==> flow/design.v <==
module CORDIC #(parameter integer W = 32)
(
    input wire clk,
    input wire start,
    input wire signed [31:0] x,
    input wire signed [31:0] y,
    output wire signed [W-1:0]phi,
    output wire done
);
wire sigma;
wire signed [31:0] x_shift;
wire signed [31:0] y_shift;
reg [5:0] counter;
reg signed [31:0] x_reg;
reg signed [31:0] y_reg;
reg signed [31:0] z;
wire signed [31:0] atan_table [0:27];
assign atan_table[00] = 32'h3243f6a9; 
assign atan_table[01] = 32'h1dac6705;
assign atan_table[02] = 32'h0fadbafd;
assign atan_table[03] = 32'h07f56ea7;
assign atan_table[04] = 32'h03feab77;
assign atan_table[05] = 32'h01ffd55c;
assign atan_table[06] = 32'h00fffaab;
assign atan_table[07] = 32'h007fff55;
assign atan_table[08] = 32'h003fffeb;
assign atan_table[09] = 32'h001ffffd;
assign atan_table[10] = 32'h00100000;
assign atan_table[11] = 32'h00080000;
assign atan_table[12] = 32'h00040000;
assign atan_table[13] = 32'h00020000;
assign atan_table[14] = 32'h00010000;
assign atan_table[15] = 32'h00008000;
assign atan_table[16] = 32'h00004000;
assign atan_table[17] = 32'h00002000;
assign atan_table[18] = 32'h00001000;
assign atan_table[19] = 32'h00000800;
assign atan_table[20] = 32'h00000400;
assign atan_table[21] = 32'h00000200;
assign atan_table[22] = 32'h00000100;
assign atan_table[23] = 32'h00000080;
assign atan_table[24] = 32'h00000040;
assign atan_table[25] = 32'h00000020;
assign atan_table[26] = 32'h00000010;
assign atan_table[27] = 32'h00000008;
assign sigma = y_reg[31];
assign x_shift = y_reg >>> counter; 
assign y_shift = x_reg >>> counter; 
assign phi = z[31:31-W+1];
assign done = (counter == 28);
always @(posedge clk) begin
    if(start)begin
        x_reg <= x;
        y_reg <= y;
        z <= 0;
        counter <= 0;
    end
    else begin
        if(counter == 28) begin
            x_reg <= x_reg;
            y_reg <= y_reg;
            z <= z;
            counter <= counter;
        end
        else begin
            x_reg <= sigma ? (x_reg - x_shift) : (x_reg + x_shift);
            y_reg <= sigma ? (y_reg + y_shift) : (y_reg - y_shift);
            z <= sigma ? (z - atan_table[counter]) : (z + atan_table[counter]);
            counter <= counter + 1;
        end
    end
end
endmodule
-- From RTL to reports: CORDIC
Tool output for the design above, in the order of the flow.
Line numbers count from 1 in the design file above.
Cell names lack the library's common part.
The mark n/a stands for no value.
- design top: CORDIC
- clock port: clk
- cell library: sky130hd
- timing corner: tt_025C_1v80

-- Word-level counts
Source: Yosys, flattened and elaborated, memories not mapped. Widths are those after wreduce. Registers that Yosys merges into a memory's read port (data or address) are not register bits. Print and check cells do not count. Equal cells are merged and count once.
- noted register bits: 102
- noted latch bits: 0
- RAM bits at 0
- noted ROM bits: 0
- clocked read ports x word width: 0
- memories: 0
- noted input bits: 66
- output and inout port bits: 33
- elaborated cells at 53
- add/subtract/negate cells at 7
- $mul at 0
- divide/modulo/power cells: 0
- order comparisons: 0
- eq/ne operators: 29
- noted shift-type cells: 2
- multiplexer cells: 10
- bitwise logic cells: 0
- reduce/logical cells at 1
- operators by type and width (operator ; number):
    32-bit parallel mux with 28-bit select ; 1
    32-bit 2-to-1 mux ; 9
    32-bit adder ; 3
    32-bit subtractor ; 3
    32-bit by 6-bit >>> shifter with 32-bit output ; 2
    5-bit == test with constant B ; 12
    5-bit by 4-bit == test with 1-bit output with constant B ; 8
    5-bit by 3-bit == test with 1-bit output with constant B ; 4
    5-bit by 2-bit == test with 1-bit output with constant B ; 2
    6-bit by 1-bit adder with 6-bit output with constant B ; 1
    6-bit by 5-bit == test with 1-bit output with constant B ; 1
    5-bit by 1-bit == test with 1-bit output with constant B ; 1
    5-bit logical NOT ; 1
    2-bit != test with constant B ; 1

-- Longest topological paths
Longest topological path by Yosys (ltp), each cell counted once; first at word level (registers and memories cut), then after technology mapping (sequential cells cut; the memories' decode and read muxes count).
- depth in word-level cells: 6
- ABC_AREA at 1
- noted mapped depth: 41
- mapped depth without buffers at 38

-- Synthesis result
The flow's flattened synthesis, as Yosys stat reports it; memories are mapped. The netlist is that of the ABC_AREA named above (0 if unset); the other value can give another one.
- noted cell count: 2755
- cell area after synthesis at 16154.2 µm²
- sequential area at 2682.6 µm²
- flip-flops: 102
- noted buffer cells: 103
- cell types (cell ; number ; area in all (µm²)):
    nand2_1 ; 885 ; 3.32E+03
    edfxtp_1 ; 64 ; 1.92E+03
    nand3_1 ; 378 ; 1.89E+03
    ha_1 ; 101 ; 1.26E+03
    inv_1 ; 242 ; 908.371
    nor2_1 ; 212 ; 795.763
    dfxtp_1 ; 38 ; 760.73
    a21oi_1 ; 140 ; 700.672
    o21ai_0 ; 130 ; 650.624
    xor2_1 ; 53 ; 464.195
    or2_2 ; 38 ; 237.728
    nor3_1 ; 44 ; 220.211
    o211ai_1 ; 29 ; 217.709
    xnor2_1 ; 24 ; 210.202
    buf_2 ; 36 ; 180.173
    nand4_1 ; 26 ; 162.656
    nor2_2 ; 26 ; 162.656
    nand3_2 ; 15 ; 150.144
Other cell types: 45; their cells: 274.

-- Worst setup path after synthesis
OpenSTA on the mapped netlist: ideal clock, no wires. The path of least setup slack (recovery checks aside). Input and output delay are each 20% of the period. Register names are those of the netlist, which keeps one name where synthesis merged equal registers.
- kind: register -> register
- from: register counter[0]
- to: register z[24]
- period: 7.5 ns
- setup time at 0.074 ns
- time at the first pin at 0.000 ns
- noted arrival time: 4.708 ns
- setup slack at 2.717 ns
- path delay: 4.782 ns
- driving pins on the path at 40
- synthesis period reached at 4.783 ns
"path delay" is the arrival time less input delay plus setup time.
"driving pins on the path": output pins that drive a net of the path, with the launching flip-flop's if there is one; two outputs of one cell count as two.
"synthesis period reached" = period - worst setup slack (recovery checks aside). The figure is calculated, with input and output delays left at 20% of the set period.
The rows between start and end are the longest chain of elaborated cells between them; the timing report does not say that the signal goes this way. Where chains are equally long, one stands for them.
A line is the first line of the expression or statement that the cell stems from. Yosys adds cells for indexed reads and writes and turns some case tables into memories.
At most two assigning lines are given for a register; there are more.
- cells stage by stage: dfxtp_1 -> buf_6 -> inv_2 -> buf_6 -> buf_6 -> ha_1 -> inv_1 -> nor2_1 -> inv_1 -> nor2_2 -> nor2_4 -> nand2_2 -> inv_2 -> nand2_2 -> nor2_1 -> nand2_1 -> buf_4 -> nand2_1 -> [4 not listed] -> nand2_1 -> nand2_1 -> xor2_1 -> inv_1 -> ha_1 -> nand2_1 -> inv_1 -> a21oi_1 -> o21ai_0 -> a21boi_0 -> o21ai_0 -> a21boi_0 -> nor2_1 -> nand2_1 -> nand2_1 -> nand2_1 -> nand2_1 -> o21ai_0
- noted length of the longest elaborated chain: 6
- elaborated cells on any way between the ends at 35
- classes of those cells: 2 x add/sub; 28 x eq/ne; 4 x mux; 1 x reduce/logical
- ends and longest elaborated chain, post-synthesis (element ; line ; text):
    start: declaration ; 13 ; reg [5:0] counter;
    start: assignment ; 63 ; counter <= counter;
    start: assignment ; 69 ; counter <= counter + 1;
    5-bit == test ; 68 ; z <= sigma ? (z - atan_table[counter]) : (z + atan_table[counter]);
    32-bit parallel mux with 28-bit select ; 68 ;
    32-bit 2-to-1 mux ; 59 ; if(counter == 28) begin
    32-bit 2-to-1 mux ; 52 ; if(start)begin
    32-bit adder ; 68 ;
    32-bit 2-to-1 mux ; 68 ;
    end: assignment ; 62 ; z <= z;
    end: assignment ; 68 ;
    end: declaration ; 16 ; reg signed [31:0] z;

-- Worst path after layout
Path of least setup slack in the final report of run A (OpenROAD, finished layout, wires in). Where an end is a register, its clock arrival counts in the times.
- kind: register -> register
- from: register counter[0]
- to: register z[24]
- period: 11.3 ns
- setup time at 0.08 ns
- time at the first pin at 0.41 ns
- noted arrival time: 7.48 ns
- setup slack at 4.14 ns
- driving pins on the path at 37
The rows between start and end are the longest chain of elaborated cells between them; the timing report does not say that the signal goes this way. Where chains are equally long, one stands for them.
At most two assigning lines are given for a register; there are more.
- cells stage by stage: dfxtp_2 -> buf_4 -> inv_2 -> ha_1 -> inv_1 -> nor2_1 -> inv_1 -> nor2_2 -> nor2_4 -> nand2_2 -> inv_2 -> nand2_2 -> nor2_1 -> nand2_1 -> nand2_1 -> inv_1 -> ha_1 -> inv_1 -> nor2_1 -> nand2_1 -> nand2_1 -> xor2_1 -> inv_1 -> ha_1 -> nand2_1 -> inv_1 -> a21oi_1 -> o21ai_0 -> a21boi_0 -> o21ai_0 -> a21boi_0 -> nor2_1 -> nand2_1 -> nand2_1 -> nand2_1 -> nand2_1 -> o21ai_0
- noted length of the longest elaborated chain: 6
- elaborated cells on any way between the ends at 35
- classes of those cells: 2 x add/sub; 28 x eq/ne; 4 x mux; 1 x reduce/logical
- ends and longest elaborated chain, after layout (element ; line ; text):
    start: declaration ; 13 ; reg [5:0] counter;
    start: assignment ; 63 ; counter <= counter;
    start: assignment ; 69 ; counter <= counter + 1;
    5-bit == test ; 68 ; z <= sigma ? (z - atan_table[counter]) : (z + atan_table[counter]);
    32-bit parallel mux with 28-bit select ; 68 ;
    32-bit 2-to-1 mux ; 59 ; if(counter == 28) begin
    32-bit 2-to-1 mux ; 52 ; if(start)begin
    32-bit adder ; 68 ;
    32-bit 2-to-1 mux ; 68 ;
    end: assignment ; 62 ; z <= z;
    end: assignment ; 68 ;
    end: declaration ; 16 ; reg signed [31:0] z;

Subject: flow runs of CORDIC

Hi,

Stored flow runs of CORDIC (4 of them; Yosys, OpenROAD, sky130hd). They differ in their settings and are not a sequence. Constraints: input delay and output delay 20% of the set period each, output load 0.01 pF.
"clock period achieved" means the clock period less the worst setup slack. The figure is calculated, with input and output delays left at 20% of the set period.
"critical path time" is the time allowed to the run's worst setup path (the clock period less input and output delay, where it has them) less its slack. Clock arrival times count: a late capture clock shortens it, a late launch clock lengthens it.
"total design power" is the tool's figure for a default switching activity; nothing was simulated.

Run A

==> flow/run.sh <==
#!/bin/bash
# the make line also repeats the synthesis and layout settings of config.mk as NAME=value (left out here)
make -C /OpenROAD-flow-scripts/flow DESIGN_CONFIG=/design/flow/config.mk WORK_HOME=/design/flow/orfs CLKGATE_MAP_FILE= finish
==> flow/config.mk <==
export PLATFORM = sky130hd
export DESIGN_NAME = CORDIC
export DESIGN_NICKNAME = CORDIC
export VERILOG_FILES = /design/flow/design.v
export SDC_FILE = /design/flow/constraint.sdc
export NUM_CORES = 4
export LEC_CHECK = 0
export ABC_AREA = 1
export CAP_MARGIN = 5
export CORE_MARGIN = 10
export CORE_UTILIZATION = 40
export CTS_CLUSTER_DIAMETER = 206
export GPL_ROUTABILITY_DRIVEN = 1
export MIN_ROUTING_LAYER = met1
export PLACE_DENSITY_LB_ADDON = 0.27
export SLEW_MARGIN = 5
==> flow/constraint.sdc <==
create_clock -name core_clock -period 11.3 [get_ports {clk}]
set_input_delay 2.2600 -clock core_clock [delete_from_list [all_inputs] [get_ports {clk}]]
set_output_delay 2.2600 -clock core_clock [all_outputs]
set_load 0.01 [all_outputs]

Measured in run A:
- noted the final setup TNS: 0.000 ns
- standard-cell area after routing at 17618.1 µm²
- full die area at 48823.3 µm²
- noted the critical path time: 7.16 ns
- type of the worst setup path: register -> register
- worst hold slack after layout at 0.474 ns
- worst setup slack after layout at 4.137 ns
- clock period achieved: 7.163 ns
- cell area after synthesis: 16154.2 µm²
- noted the utilization after routing: 44.2%
- total design power: 6.460 mW

Run B

==> flow/run.sh <==
#!/bin/bash
# the make line also repeats the synthesis and layout settings of config.mk as NAME=value (left out here)
make -C /OpenROAD-flow-scripts/flow DESIGN_CONFIG=/design/flow/config.mk WORK_HOME=/design/flow/orfs CLKGATE_MAP_FILE= finish
==> flow/config.mk <==
export PLATFORM = sky130hd
export DESIGN_NAME = CORDIC
export DESIGN_NICKNAME = CORDIC
export VERILOG_FILES = /design/flow/design.v
export SDC_FILE = /design/flow/constraint.sdc
export NUM_CORES = 4
export LEC_CHECK = 0
export CAP_MARGIN = 20
export CELL_PAD_IN_SITES_GLOBAL_PLACEMENT = 0
export CORE_ASPECT_RATIO = 0.72
export CORE_MARGIN = 2
export CORE_UTILIZATION = 36
export PLACE_DENSITY = 0.55
export SETUP_SLACK_MARGIN = -0.1
export SLEW_MARGIN = 20
==> flow/constraint.sdc <==
create_clock -name core_clock -period 7.17 [get_ports {clk}]
set_input_delay 1.4340 -clock core_clock [delete_from_list [all_inputs] [get_ports {clk}]]
set_output_delay 1.4340 -clock core_clock [all_outputs]
set_load 0.01 [all_outputs]

Measured in run B:
- noted the final setup TNS: 0.000 ns
- standard-cell area after routing at 18497.7 µm²
- full die area at 46917.4 µm²
- noted the critical path time: 6.79 ns
- type of the worst setup path: register -> register
- worst hold slack after layout at 0.481 ns
- worst setup slack after layout at 0.375 ns
- clock period achieved: 6.795 ns
- cell area after synthesis: 16264.3 µm²
- noted the utilization after routing: 41.3%
- total design power: 11.093 mW

Run C

==> flow/run.sh <==
#!/bin/bash
# the make line also repeats the synthesis and layout settings of config.mk as NAME=value (left out here)
make -C /OpenROAD-flow-scripts/flow DESIGN_CONFIG=/design/flow/config.mk WORK_HOME=/design/flow/orfs CLKGATE_MAP_FILE= finish
==> flow/config.mk <==
export PLATFORM = sky130hd
export DESIGN_NAME = CORDIC
export DESIGN_NICKNAME = CORDIC
export VERILOG_FILES = /design/flow/design.v
export SDC_FILE = /design/flow/constraint.sdc
export NUM_CORES = 4
export LEC_CHECK = 0
export CAP_MARGIN = 20
export CORE_MARGIN = 2
export CORE_UTILIZATION = 38
export PLACE_DENSITY = 0.56
export SETUP_SLACK_MARGIN = -0.36
export SLEW_MARGIN = 30
export TNS_END_PERCENT = 80
==> flow/constraint.sdc <==
create_clock -name core_clock -period 6.72 [get_ports {clk}]
set_input_delay 1.3440 -clock core_clock [delete_from_list [all_inputs] [get_ports {clk}]]
set_output_delay 1.3440 -clock core_clock [all_outputs]
set_load 0.01 [all_outputs]

Measured in run C:
- noted the final setup TNS: 0.000 ns
- standard-cell area after routing at 19187.2 µm²
- full die area at 44472.5 µm²
- noted the critical path time: 6.60 ns
- type of the worst setup path: register -> register
- worst hold slack after layout at 0.480 ns
- worst setup slack after layout at 0.123 ns
- clock period achieved: 6.597 ns
- cell area after synthesis: 16264.3 µm²
- noted the utilization after routing: 45.5%
- total design power: 12.614 mW

Run D

==> flow/run.sh <==
#!/bin/bash
# the make line also repeats the synthesis and layout settings of config.mk as NAME=value (left out here)
make -C /OpenROAD-flow-scripts/flow DESIGN_CONFIG=/design/flow/config.mk WORK_HOME=/design/flow/orfs CLKGATE_MAP_FILE= finish
==> flow/config.mk <==
export PLATFORM = sky130hd
export DESIGN_NAME = CORDIC
export DESIGN_NICKNAME = CORDIC
export VERILOG_FILES = /design/flow/design.v
export SDC_FILE = /design/flow/constraint.sdc
export NUM_CORES = 4
export LEC_CHECK = 0
export CAP_MARGIN = 15
export CELL_PAD_IN_SITES_DETAIL_PLACEMENT = 0
export CELL_PAD_IN_SITES_GLOBAL_PLACEMENT = 0
export CORE_MARGIN = 3
export CORE_UTILIZATION = 62
export PLACE_DENSITY = 0.66
export SETUP_SLACK_MARGIN = -0.91
export SLEW_MARGIN = 20
==> flow/constraint.sdc <==
create_clock -name core_clock -period 9.16 [get_ports {clk}]
set_input_delay 1.8320 -clock core_clock [delete_from_list [all_inputs] [get_ports {clk}]]
set_output_delay 1.8320 -clock core_clock [all_outputs]
set_load 0.01 [all_outputs]

Measured in run D:
- noted the final setup TNS: 0.000 ns
- standard-cell area after routing at 17553.1 µm²
- full die area at 28212.2 µm²
- noted the critical path time: 7.70 ns
- type of the worst setup path: register -> register
- worst hold slack after layout at 0.483 ns
- worst setup slack after layout at 1.458 ns
- clock period achieved: 7.702 ns
- cell area after synthesis: 16264.3 µm²
- noted the utilization after routing: 68.9%
- total design power: 8.475 mW

Regards
